==> flow/design.v <==
`timescale 1ns / 1ps
module ram # 
    (parameter ADDR_WIDTH = 4, DATA_WIDTH = 32)
    (
        input                       clk,
        input                       write_enable,
        input   [ADDR_WIDTH-1:0]    addr,
        input   [DATA_WIDTH-1:0]    data_in,
        output  [DATA_WIDTH-1:0]    data_out
    );
    parameter numRegisters = 1 << (ADDR_WIDTH) ;
    reg [DATA_WIDTH-1:0] ram [numRegisters-1:0] ;
    integer i;
    always @(posedge clk) begin
        if (write_enable)
            ram[addr] <= data_in ;
    end
    assign data_out = ram[addr] ;
endmodule
`timescale 1ns / 1ps
module FIR_Periph #
(parameter C_S_AXI_ADDR_WIDTH = 8, C_S_AXI_DATA_WIDTH = 32, DATA_WIDTH =16, NUM_FILTERS=3, NUM_TAPS=15) (
    input clk,
    input calc,
    output reg calcDone,
    input channel,
    input [DATA_WIDTH-1:0] rawData,
    output reg [DATA_WIDTH-1:0] filterData,
    output reg enabled,
    input                               rd,
    input      [C_S_AXI_ADDR_WIDTH-1:0] rdAddr,
    output reg [C_S_AXI_DATA_WIDTH-1:0] rdData,
    input                               wr,
    input      [C_S_AXI_ADDR_WIDTH-1:0] wrAddr,
    input      [C_S_AXI_DATA_WIDTH-1:0] wrData,
    input reset_l
);
parameter ADDR_WIDTH = C_S_AXI_ADDR_WIDTH-$clog2(C_S_AXI_DATA_WIDTH/8);  
parameter BYTE_BITS = $clog2(C_S_AXI_DATA_WIDTH/8);
parameter TAP_ADDR_WIDTH = $clog2(NUM_TAPS);
parameter RESET = 0, IDLE = 1, CALC = 2 ;
reg [3:0] nextState, currentState;
reg [TAP_ADDR_WIDTH-1:0] hAddr, xAddr;
reg [DATA_WIDTH-1:0] hData, xData;
reg wrX[0:1];
reg [TAP_ADDR_WIDTH-1:0] currentIndex[0:1], currentIndex_D [0:1];
reg [TAP_ADDR_WIDTH-1:0]        xIndex, xIndex_D, hIndex, hIndex_D;
wire signed [DATA_WIDTH-1:0] x[1:0];
reg signed [DATA_WIDTH-1:0] MAC[0:NUM_FILTERS-1], MAC_D [0:NUM_FILTERS-1];
reg signed [2*DATA_WIDTH-1:0] MAC_D_temp [0:NUM_FILTERS-1], temp_output[0:NUM_FILTERS-1];
reg [DATA_WIDTH-1:0] y_D;
reg signed [DATA_WIDTH-1:0] atten[0:NUM_FILTERS-1], atten_D [0:NUM_FILTERS-1];
reg channel_D, channel_Q;
reg [C_S_AXI_DATA_WIDTH-1:0] status, status_D;
ram #(.ADDR_WIDTH(TAP_ADDR_WIDTH),.DATA_WIDTH(DATA_WIDTH)) ram_x0 (
    .clk(clk),
    .addr(xAddr),
    .write_enable(wrX[0]),
    .data_in(xData),
    .data_out(x[0])
);
ram #(.ADDR_WIDTH(TAP_ADDR_WIDTH),.DATA_WIDTH(DATA_WIDTH)) ram_x1 (
    .clk(clk),
    .addr(xAddr),
    .write_enable(wrX[1]),
    .data_in(xData),
    .data_out(x[1])
);
reg wrH [0:NUM_FILTERS-1];
wire signed [DATA_WIDTH-1:0] h  [0:NUM_FILTERS-1];
genvar j;
generate
    for(j=0; j<NUM_FILTERS; j=j+1) begin
        ram #(TAP_ADDR_WIDTH, DATA_WIDTH) ram_h
        (
            .clk(clk),
            .addr(hAddr),
            .write_enable(wrH[j]),
            .data_in(hData),
            .data_out(h[j])
        );
    end
endgenerate
integer i;
always @ * begin
    enabled = status[1];
    for(i=0; i<NUM_FILTERS; i=i+1) begin
        atten_D[i] = atten[i];
    end
    if ( wr & wrAddr[C_S_AXI_ADDR_WIDTH-1:BYTE_BITS]>=(NUM_FILTERS*NUM_TAPS) ) begin
        atten_D[wrAddr[C_S_AXI_ADDR_WIDTH-1:BYTE_BITS]-(NUM_FILTERS*NUM_TAPS)] = wrData;
    end
    rdData = 0;
    if(rd) begin
        rdData = status;
    end
    status_D = status;
    nextState = currentState;
    wrX[0] = 0;
    wrX[1] = 0;
    y_D = filterData;
    xIndex_D = xIndex;
    hIndex_D = hIndex;
    xAddr = 0;
    hAddr = 0;
    xData = 0;
    hData = 0;
    currentIndex_D[0] = currentIndex[0];
    currentIndex_D[1] = currentIndex[1];
    calcDone = 0;
    channel_D = channel_Q;
    for(i=0; i<NUM_FILTERS; i=i+1) begin
        wrH[i] = 0;
        MAC_D_temp[i] = 0;
        MAC_D[i] = MAC[i];
        temp_output[i] = 0;
    end
    case (currentState)
        IDLE: begin
            for(i=0; i<NUM_FILTERS; i=i+1) begin
                MAC_D[i] = 0;
            end
            if ( calc & enabled ) begin
                nextState = CALC;
                channel_D = channel;
                wrX[channel_D] = 1;
                xAddr = currentIndex[channel_D];
                xData = rawData;
                xIndex_D = currentIndex[channel_D];
                hIndex_D = 0;
            end
            else if ( wr & wrAddr[C_S_AXI_ADDR_WIDTH-1:BYTE_BITS]<(NUM_FILTERS*NUM_TAPS)) begin
                for(i=0; i<NUM_FILTERS; i=i+1) begin
                    if(wrAddr[C_S_AXI_ADDR_WIDTH-1:BYTE_BITS]>=i*NUM_TAPS && wrAddr[C_S_AXI_ADDR_WIDTH-1:BYTE_BITS]<(i+1)*NUM_TAPS) begin
                        wrH[i] = 1;
                        hAddr = wrAddr[ADDR_WIDTH+1:BYTE_BITS]-i*NUM_TAPS;
                        hData = wrData[DATA_WIDTH-1:0];
                    end
                end
            end
            if(wr & wrAddr[C_S_AXI_ADDR_WIDTH-1:BYTE_BITS]==(NUM_FILTERS*NUM_TAPS)+NUM_FILTERS) begin  
                status_D[1] = 1;
            end
        end
        CALC: begin
            hAddr = hIndex;
            xAddr = xIndex;
            for(i=0; i<NUM_FILTERS; i=i+1) begin
                MAC_D_temp[i] = (x[channel_Q]*h[i] + 32'sh4000);
                MAC_D[i] = MAC[i] + MAC_D_temp[i][2*DATA_WIDTH-2:DATA_WIDTH-1];
            end
            xIndex_D = xIndex - 1'b1;
            if(xIndex == 0) begin
                xIndex_D = NUM_TAPS - 1;
            end
            hIndex_D = hIndex + 1'b1;
            if (hIndex == NUM_TAPS - 1) begin
                nextState = IDLE;
                y_D = 0;
                for(i=0; i<NUM_FILTERS; i=i+1) begin
                    temp_output[i] = atten[i]*MAC_D[i] + 32'sh2000;
                    y_D = y_D + temp_output[i][2*DATA_WIDTH-3:DATA_WIDTH-2];
                end
                calcDone = 1;
                currentIndex_D[channel_Q] = currentIndex[channel_Q] + 1'b1;
                if(currentIndex[channel_Q] == NUM_TAPS - 1) begin
                    currentIndex_D[channel_Q] = 0;
                end
            end
        end
        RESET: begin
            xAddr = xIndex;
            wrX[0] = 1;
            wrX[1] = 1;
            xData = 0;
            xIndex_D = xIndex+1'b1;
            if(xIndex == NUM_TAPS - 1) begin
                status_D[0]=1;
                nextState = IDLE;
            end
        end
        default: begin
            nextState = IDLE;
        end
    endcase
end
always @(posedge clk) begin
    if(!reset_l) begin
        currentIndex[0] <= 0;
        currentIndex[1] <= 0;
        currentState <= RESET;
        filterData <= 0;
        xIndex <= 0;
        hIndex <= 0;
        for(i=0; i<NUM_FILTERS;i=i+1) begin
            atten[i] <= 0;
            MAC[i] <= 0;
        end
        channel_Q <= 0;
        status <= 0;
    end
    else begin
        currentState <= nextState;
        currentIndex[0] <= currentIndex_D[0];
        currentIndex[1] <= currentIndex_D[1];
        xIndex <= xIndex_D;
        hIndex <= hIndex_D;
        for(i=0; i<NUM_FILTERS; i=i+1) begin
            MAC[i] <= MAC_D[i];
            atten[i] <= atten_D[i];
        end
        filterData <= y_D;
        channel_Q <= channel_D;
        status <= status_D;
    end
end
endmodule
Step by step through the tools: FIR_Periph
The steps from the RTL of FIR_Periph to its reports follow in flow order.
Line numbers count from 1 in the design file above.
Operators carry their Yosys type and port widths (W data, S select, Z words).
Library cell names are shortened.
The mark -- stands for no value.
- design top: FIR_Periph
- clock port: clk
- library: sky130hd
- timing corner: tt_025C_1v80

Elaborated design
Yosys after proc, flatten, opt, wreduce and memory -nomap, before mapping. Print and check cells are not counted. Equal cells are merged and count once.
Yosys's memory passes give these memory sizes; they may raise the number of words (mostly to a power of two), join words into wider ones and drop unused or constant bits.
- flip-flop bits (word level) at 135
- RAM bits at 1280
- memories kept: 5
- input port bits: 70
- noted output and inout bits: 50
- cells after elaboration at 163
- add/sub/neg operators at 18
- multiply operators at 6
- $lt $le $gt $ge at 7
- noted equality and inequality tests: 11
- mux-type cells at 76
- bitwise gates (word level): 6
- noted reductions and logical operators: 19
- memory list (memory ; words ; width ; read ports ; write ports ; RTL line ; text):
    genblk1[0].ram_h.ram ; 16 ; 16 ; 1 ; 1 ; 12 ; reg [DATA_WIDTH-1:0] ram [numRegisters-1:0] ;
    genblk1[1].ram_h.ram ; 16 ; 16 ; 1 ; 1 ; 12 ;
    genblk1[2].ram_h.ram ; 16 ; 16 ; 1 ; 1 ; 12 ;
    ram_x0.ram ; 16 ; 16 ; 1 ; 1 ; 12 ;
    ram_x1.ram ; 16 ; 16 ; 1 ; 1 ; 12 ;
- operators with widths (cell ; number):
    $mul A16 B16 Y31 ; 3
    $mul A16 B16 Y30 ; 3
    $mux W16 ; 14
    $pmux W16 S2 ; 4
    $add A31 B16 Y31 const B ; 3
    $add A30 B15 Y30 const B ; 3
    $mux W4 ; 21
    $add A16 B16 Y16 ; 5
    $pmux W4 S2 ; 9
    $pmux W4 S3 ; 2
    $mux W1 ; 21
    $reduce_and A2 Y1 ; 9
    $add A4 B1 Y4 const B ; 3
    $eq A4 B4 Y1 const B ; 3
    $sub A4 B4 Y4 const B ; 2
    $logic_not A4 Y1 ; 2
    $pmux W1 S2 ; 4
    $ne A2 B2 Y1 const B ; 3
    $ge A6 B1 Y1 const B ; 1
    $ge A6 B4 Y1 const B ; 1
    $lt A6 B4 Y1 const B ; 1
    $ge A6 B5 Y1 const B ; 1
    $lt A6 B5 Y1 const B ; 1
    $ge A6 B6 Y1 const B ; 1
    $lt A6 B6 Y1 const B ; 1
    $eq A6 B6 Y1 const B ; 1
    $and A1 B1 Y1 ; 4
    $sub A4 B1 Y4 const B ; 1
Other operator kinds: 13; their cells: 16.

Depth
Yosys ltp: most cells in a row. Word level: on the elaborated netlist, between registers, memories and ports. Mapped: between sequential cells and ports; inverters and the memories' decode and read muxes count.
- noted depth in word-level cells: 10
- ABC_AREA: 0
- gate-level depth with buffers at 95
- mapped depth without buffers at 86

Mapped cells and area
Yosys stat after the flow's synthesis: flattened, memories mapped to cells. It holds for the ABC_AREA given above (unset counts as 0); a run with the other value may have another netlist.
The area totals of this step are shown rounded.
- standard cells after synthesis at 10208
- mapped area at 114000 sq um
- area of sequential cells at 41100 sq um
- noted mapped flip-flops: 1414
- buffers: 513
- cells by type (type ; number ; area in all (sq um)):
    edfxtp_1 ; 1280 ; 3.84E+04
    fa_1 ; 1531 ; 3.06E+04
    ha_1 ; 523 ; 6.54E+03
    inv_1 ; 1700 ; 6381.12
    nand2_1 ; 1323 ; 4.97E+03
    dfxtp_1 ; 134 ; 2.68E+03
    nor2_1 ; 629 ; 2.36E+03
    and2_1 ; 318 ; 1.99E+03
    mux4_2 ; 88 ; 1.98E+03
    or2_2 ; 314 ; 1.96E+03
    xnor2_1 ; 164 ; 1.44E+03
    clkbuf_1 ; 377 ; 1.42E+03
    mux2i_1 ; 139 ; 1.39E+03
    nand3_1 ; 245 ; 1.23E+03
    a21oi_1 ; 215 ; 1.08E+03
    a311oi_1 ; 107 ; 937.149
    nand2b_1 ; 123 ; 769.488
    and3_1 ; 95 ; 594.32
Not listed: further types 89, cells in them 903.
The figures by module come from a second, unflattened synthesis with its own total; it is not the netlist above.
- noted cells (unflattened synthesis): 9173
- area (unflattened synthesis): 113000 sq um
Each row is one instance without its submodules.
- modules (module ; times used ; cells ; area (sq um) ; seq. area (sq um)):
    FIR_Periph ; 1 ; 7083 ; 63700 ; 2680
    ram ; 5 ; 418 ; 9770 ; 7690

Timing after synthesis
OpenSTA on the mapped netlist: ideal clock, no wires. The path of least setup slack (recovery checks aside). Input and output delay are each 20% of the period. Register names are those of the netlist, which keeps one name where synthesis merged equal registers.
- path kind: input-to-reg
- from: input channel
- to: register filterData[15]
- clock period at 24.0 ns
- external input delay at 4.800 ns
- library setup time at 0.132 ns
- time at the first pin at 4.800 ns
- data arrival time: 24.091 ns
- data required time: 23.868 ns
- noted setup slack: -0.222 ns
- delay of the path at 19.423 ns
- noted driving pins on the path: 81
- path buffers at 9
- synthesis period reached at 24.222 ns
"delay of the path" = arrival - input delay + setup time.
"driving pins on the path": output pins that drive a net of the path, with the launching flip-flop's if there is one; two outputs of one cell count as two.
"synthesis period reached" is the clock period less the worst setup slack; recovery checks do not enter. This is arithmetic on one report: input and output delays are still those of the set period (20% each).
Between the ends stands the longest chain of elaborated cells between them, by number of cells; it is not shown to be the way that was timed. Of several equally long chains one is given.
Each line given opens the expression or statement behind the cell; cells for indexed reads and writes are added by Yosys, which also makes memories of some case tables.
The chain passes a memory read, where the word-level depth is cut; so it can be longer than that depth.
- cells stage by stage: buf_4 > mux2_4 > a21oi_4 > buf_6 > buf_4 > buf_2 > buf_1 > buf_1 > mux4_2 > a22oi_1 > nand3_1 > o21ai_0 > clkbuf_1 > clkbuf_1 > nor2_1 > fa_1 > inv_1 > fa_1 > (+45 left out) > o31ai_1 > nand2b_1 > a21o_1 > a21oi_1 > xor2_1 > fa_1 > inv_1 > ha_1 > nand2_1 > o41ai_1 > xnor2_1 > xnor2_1 > xnor2_1 > xnor2_1 > xnor2_1 > xnor3_1 > nand2_1 > a21oi_1
- length of the longest elaborated chain: 14
- elaborated cells between the ends (all ways) at 25
- classes of those cells: add/sub (11); mul (6); mux (5); logic (1); memory (2)
- ends and longest elaborated chain, after synthesis (element ; RTL line ; text):
    from (decl) ; 26 ; input channel,
    $not A1 Y1 ; 127 ; xAddr = currentIndex[channel_D];
    $pmux W4 S2 ; 127 ;
    $mux W4 ; 123 ; if ( calc & enabled ) begin
    $pmux W4 S2 ; 118 ; case (currentState)
    $mem_v2 Z16 W16 ; 12 ; reg [DATA_WIDTH-1:0] ram [numRegisters-1:0] ;
    $pmux W16 S2 ; 149 ; MAC_D_temp[i] = (x[channel_Q]*h[i] + 32'sh4000);
    $mux W16 ; 118 ;
    $mul A16 B16 Y31 ; 149 ;
    $add A31 B16 Y31 ; 149 ;
    $add A16 B16 Y16 ; 150 ; MAC_D[i] = MAC[i] + MAC_D_temp[i][2*DATA_WIDTH-2:DATA_WIDTH-1];
    $mul A16 B16 Y30 ; 161 ; temp_output[i] = atten[i]*MAC_D[i] + 32'sh2000;
    $add A30 B15 Y30 ; 161 ;
    $add A16 B16 Y16 x2 ; 162 ; y_D = y_D + temp_output[i][2*DATA_WIDTH-3:DATA_WIDTH-2];
    to (assign) ; 192 ; filterData <= 0;
    to (assign) ; 212 ; filterData <= y_D;
    to (decl) ; 28 ; output reg [DATA_WIDTH-1:0] filterData,

Worst path after layout
Path of least setup slack in the final report of flow run 1 (OpenROAD, finished layout, wires in). Where an end is a register, its clock arrival counts in the times.
- path kind: input-to-reg
- from: input wrAddr[3]
- to: register filterData[15]
- clock period at 24.0 ns
- external input delay at 4.80 ns
- library setup time at 0.14 ns
- time at the first pin at 4.80 ns
- data arrival time: 24.46 ns
- data required time: 24.65 ns
- noted setup slack: 0.19 ns
- noted driving pins on the path: 88
- path buffers at 11
Between the ends stands the longest chain of elaborated cells between them, by number of cells; it is not shown to be the way that was timed. Of several equally long chains one is given.
The chain passes a memory read, where the word-level depth is cut; so it can be longer than that depth.
- cells stage by stage: buf_8 > inv_2 > ha_1 > and3b_1 > or2_4 > a21oi_2 > buf_4 > a22oi_4 > clkbuf_4 > clkbuf_4 > clkbuf_4 > clkbuf_4 > a311oi_2 > a31oi_1 > a21o_4 > clkbuf_16 > buf_4 > or2_2 > (+52 left out) > fa_1 > inv_1 > ha_4 > inv_1 > nor4_2 > nor2_1 > nor2b_1 > o21a_1 > nor4_4 > o41ai_4 > xnor2_1 > xnor2_1 > xnor2_1 > xnor2_1 > xnor2_1 > xnor3_2 > nand2_2 > a21oi_1
- length of the longest elaborated chain: 16
- elaborated cells between the ends (all ways) at 38
- classes of those cells: add/sub (13); mul (6); compare (6); mux (6); logic (1); reduce/logical (3); memory (3)
- ends and longest elaborated chain, after layout (element ; RTL line ; text):
    from (decl) ; 34 ; input      [C_S_AXI_ADDR_WIDTH-1:0] wrAddr,
    $ge A6 B1 Y1 ; 134 ; if(wrAddr[C_S_AXI_ADDR_WIDTH-1:BYTE_BITS]>=i*NUM_TAPS && wrAddr[C_S_AXI_ADDR_WIDTH-1:BYTE_BITS]<(i+1)*NUM_TAPS ...
    $logic_and A1 B1 Y1 ; 134 ;
    $mux W4 x3 ; 134 ;
    $mux W4 ; 132 ; else if ( wr & wrAddr[C_S_AXI_ADDR_WIDTH-1:BYTE_BITS]<(NUM_FILTERS*NUM_TAPS)) begin
    $mux W4 ; 123 ; if ( calc & enabled ) begin
    $pmux W4 S2 ; 118 ; case (currentState)
    $mem_v2 Z16 W16 ; 12 ; reg [DATA_WIDTH-1:0] ram [numRegisters-1:0] ;
    $mul A16 B16 Y31 ; 149 ; MAC_D_temp[i] = (x[channel_Q]*h[i] + 32'sh4000);
    $add A31 B16 Y31 ; 149 ;
    $add A16 B16 Y16 ; 150 ; MAC_D[i] = MAC[i] + MAC_D_temp[i][2*DATA_WIDTH-2:DATA_WIDTH-1];
    $mul A16 B16 Y30 ; 161 ; temp_output[i] = atten[i]*MAC_D[i] + 32'sh2000;
    $add A30 B15 Y30 ; 161 ;
    $add A16 B16 Y16 x2 ; 162 ; y_D = y_D + temp_output[i][2*DATA_WIDTH-3:DATA_WIDTH-2];
    to (assign) ; 192 ; filterData <= 0;
    to (assign) ; 212 ; filterData <= y_D;
    to (decl) ; 28 ; output reg [DATA_WIDTH-1:0] filterData,

Data sheet: physical implementation of FIR_Periph

Stored flow runs of FIR_Periph (4 of them; Yosys, OpenROAD, sky130hd). They differ in their settings and are not a sequence. Constraints: input delay and output delay 20% of the set period each, output load 0.01 pF.
"time of the worst setup path": the worst setup path's part of the clock period (all of it between registers, 20% less for each end at a port) less its slack. A launch clock that arrives late makes it longer, a capture clock that arrives late makes it shorter.
The results are shown rounded.

Flow run 1
Settings were CORE_MARGIN = 9; CORE_UTILIZATION = 45; CTS_CLUSTER_DIAMETER = 82; GPL_TIMING_DRIVEN = 0; MAX_ROUTING_LAYER = met4; PLACE_DENSITY_LB_ADDON = 0.09; SLEW_MARGIN = 40; TNS_END_PERCENT = 25; period_ns = 24.0; CAP_MARGIN = 20
- worst-case hold slack at 0.454 ns
- worst setup slack after layout: 0.194 ns
- noted the final setup TNS: 0.000 ns
- standard-cell area after layout at 134000 sq um
- synthesis area: 114000 sq um
- die footprint: 271000 sq um
- time of the worst setup path at 19.01 ns
- kind of the worst setup path: input-to-reg

Flow run 2
Settings were CORE_MARGIN = 9; CORE_UTILIZATION = 45; GPL_TIMING_DRIVEN = 0; MAX_ROUTING_LAYER = met4; PLACE_DENSITY = 0.6; TNS_END_PERCENT = 25; period_ns = 24.0; CAP_MARGIN = 20; SLEW_MARGIN = 20
- worst-case hold slack at 0.456 ns
- worst setup slack after layout: -0.269 ns
- noted the final setup TNS: -0.269 ns
- standard-cell area after layout at 130000 sq um
- synthesis area: 114000 sq um
- die footprint: 271000 sq um
- time of the worst setup path at 19.47 ns
- kind of the worst setup path: input-to-reg

Flow run 3
Settings were CELL_PAD_IN_SITES_GLOBAL_PLACEMENT = 1; CORE_ASPECT_RATIO = 1.66; CORE_UTILIZATION = 51; GPL_TIMING_DRIVEN = 1; HOLD_SLACK_MARGIN = -0.05; PLACE_DENSITY_LB_ADDON = 0.21; SLEW_MARGIN = 40; TNS_END_PERCENT = 55; period_ns = 17.9; CAP_MARGIN = 20; CORE_MARGIN = 2
- worst-case hold slack at 0.452 ns
- worst setup slack after layout: -3.35 ns
- noted the final setup TNS: -30.9 ns
- standard-cell area after layout at 136000 sq um
- synthesis area: 114000 sq um
- die footprint: 227000 sq um
- time of the worst setup path at 17.67 ns
- kind of the worst setup path: input-to-reg

Flow run 4
Settings were CAP_MARGIN = 0; CORE_ASPECT_RATIO = 1.97; CORE_UTILIZATION = 27; CTS_CLUSTER_DIAMETER = 253; GPL_TIMING_DRIVEN = 0; SETUP_SLACK_MARGIN = 2.03; SLEW_MARGIN = 10; TNS_END_PERCENT = 5; period_ns = 24.0; CORE_MARGIN = 2
- worst-case hold slack at 0.451 ns
- worst setup slack after layout: -0.805 ns
- noted the final setup TNS: -0.805 ns
- standard-cell area after layout at 133000 sq um
- synthesis area: 114000 sq um
- die footprint: 426000 sq um
- time of the worst setup path at 20.00 ns
- kind of the worst setup path: input-to-reg
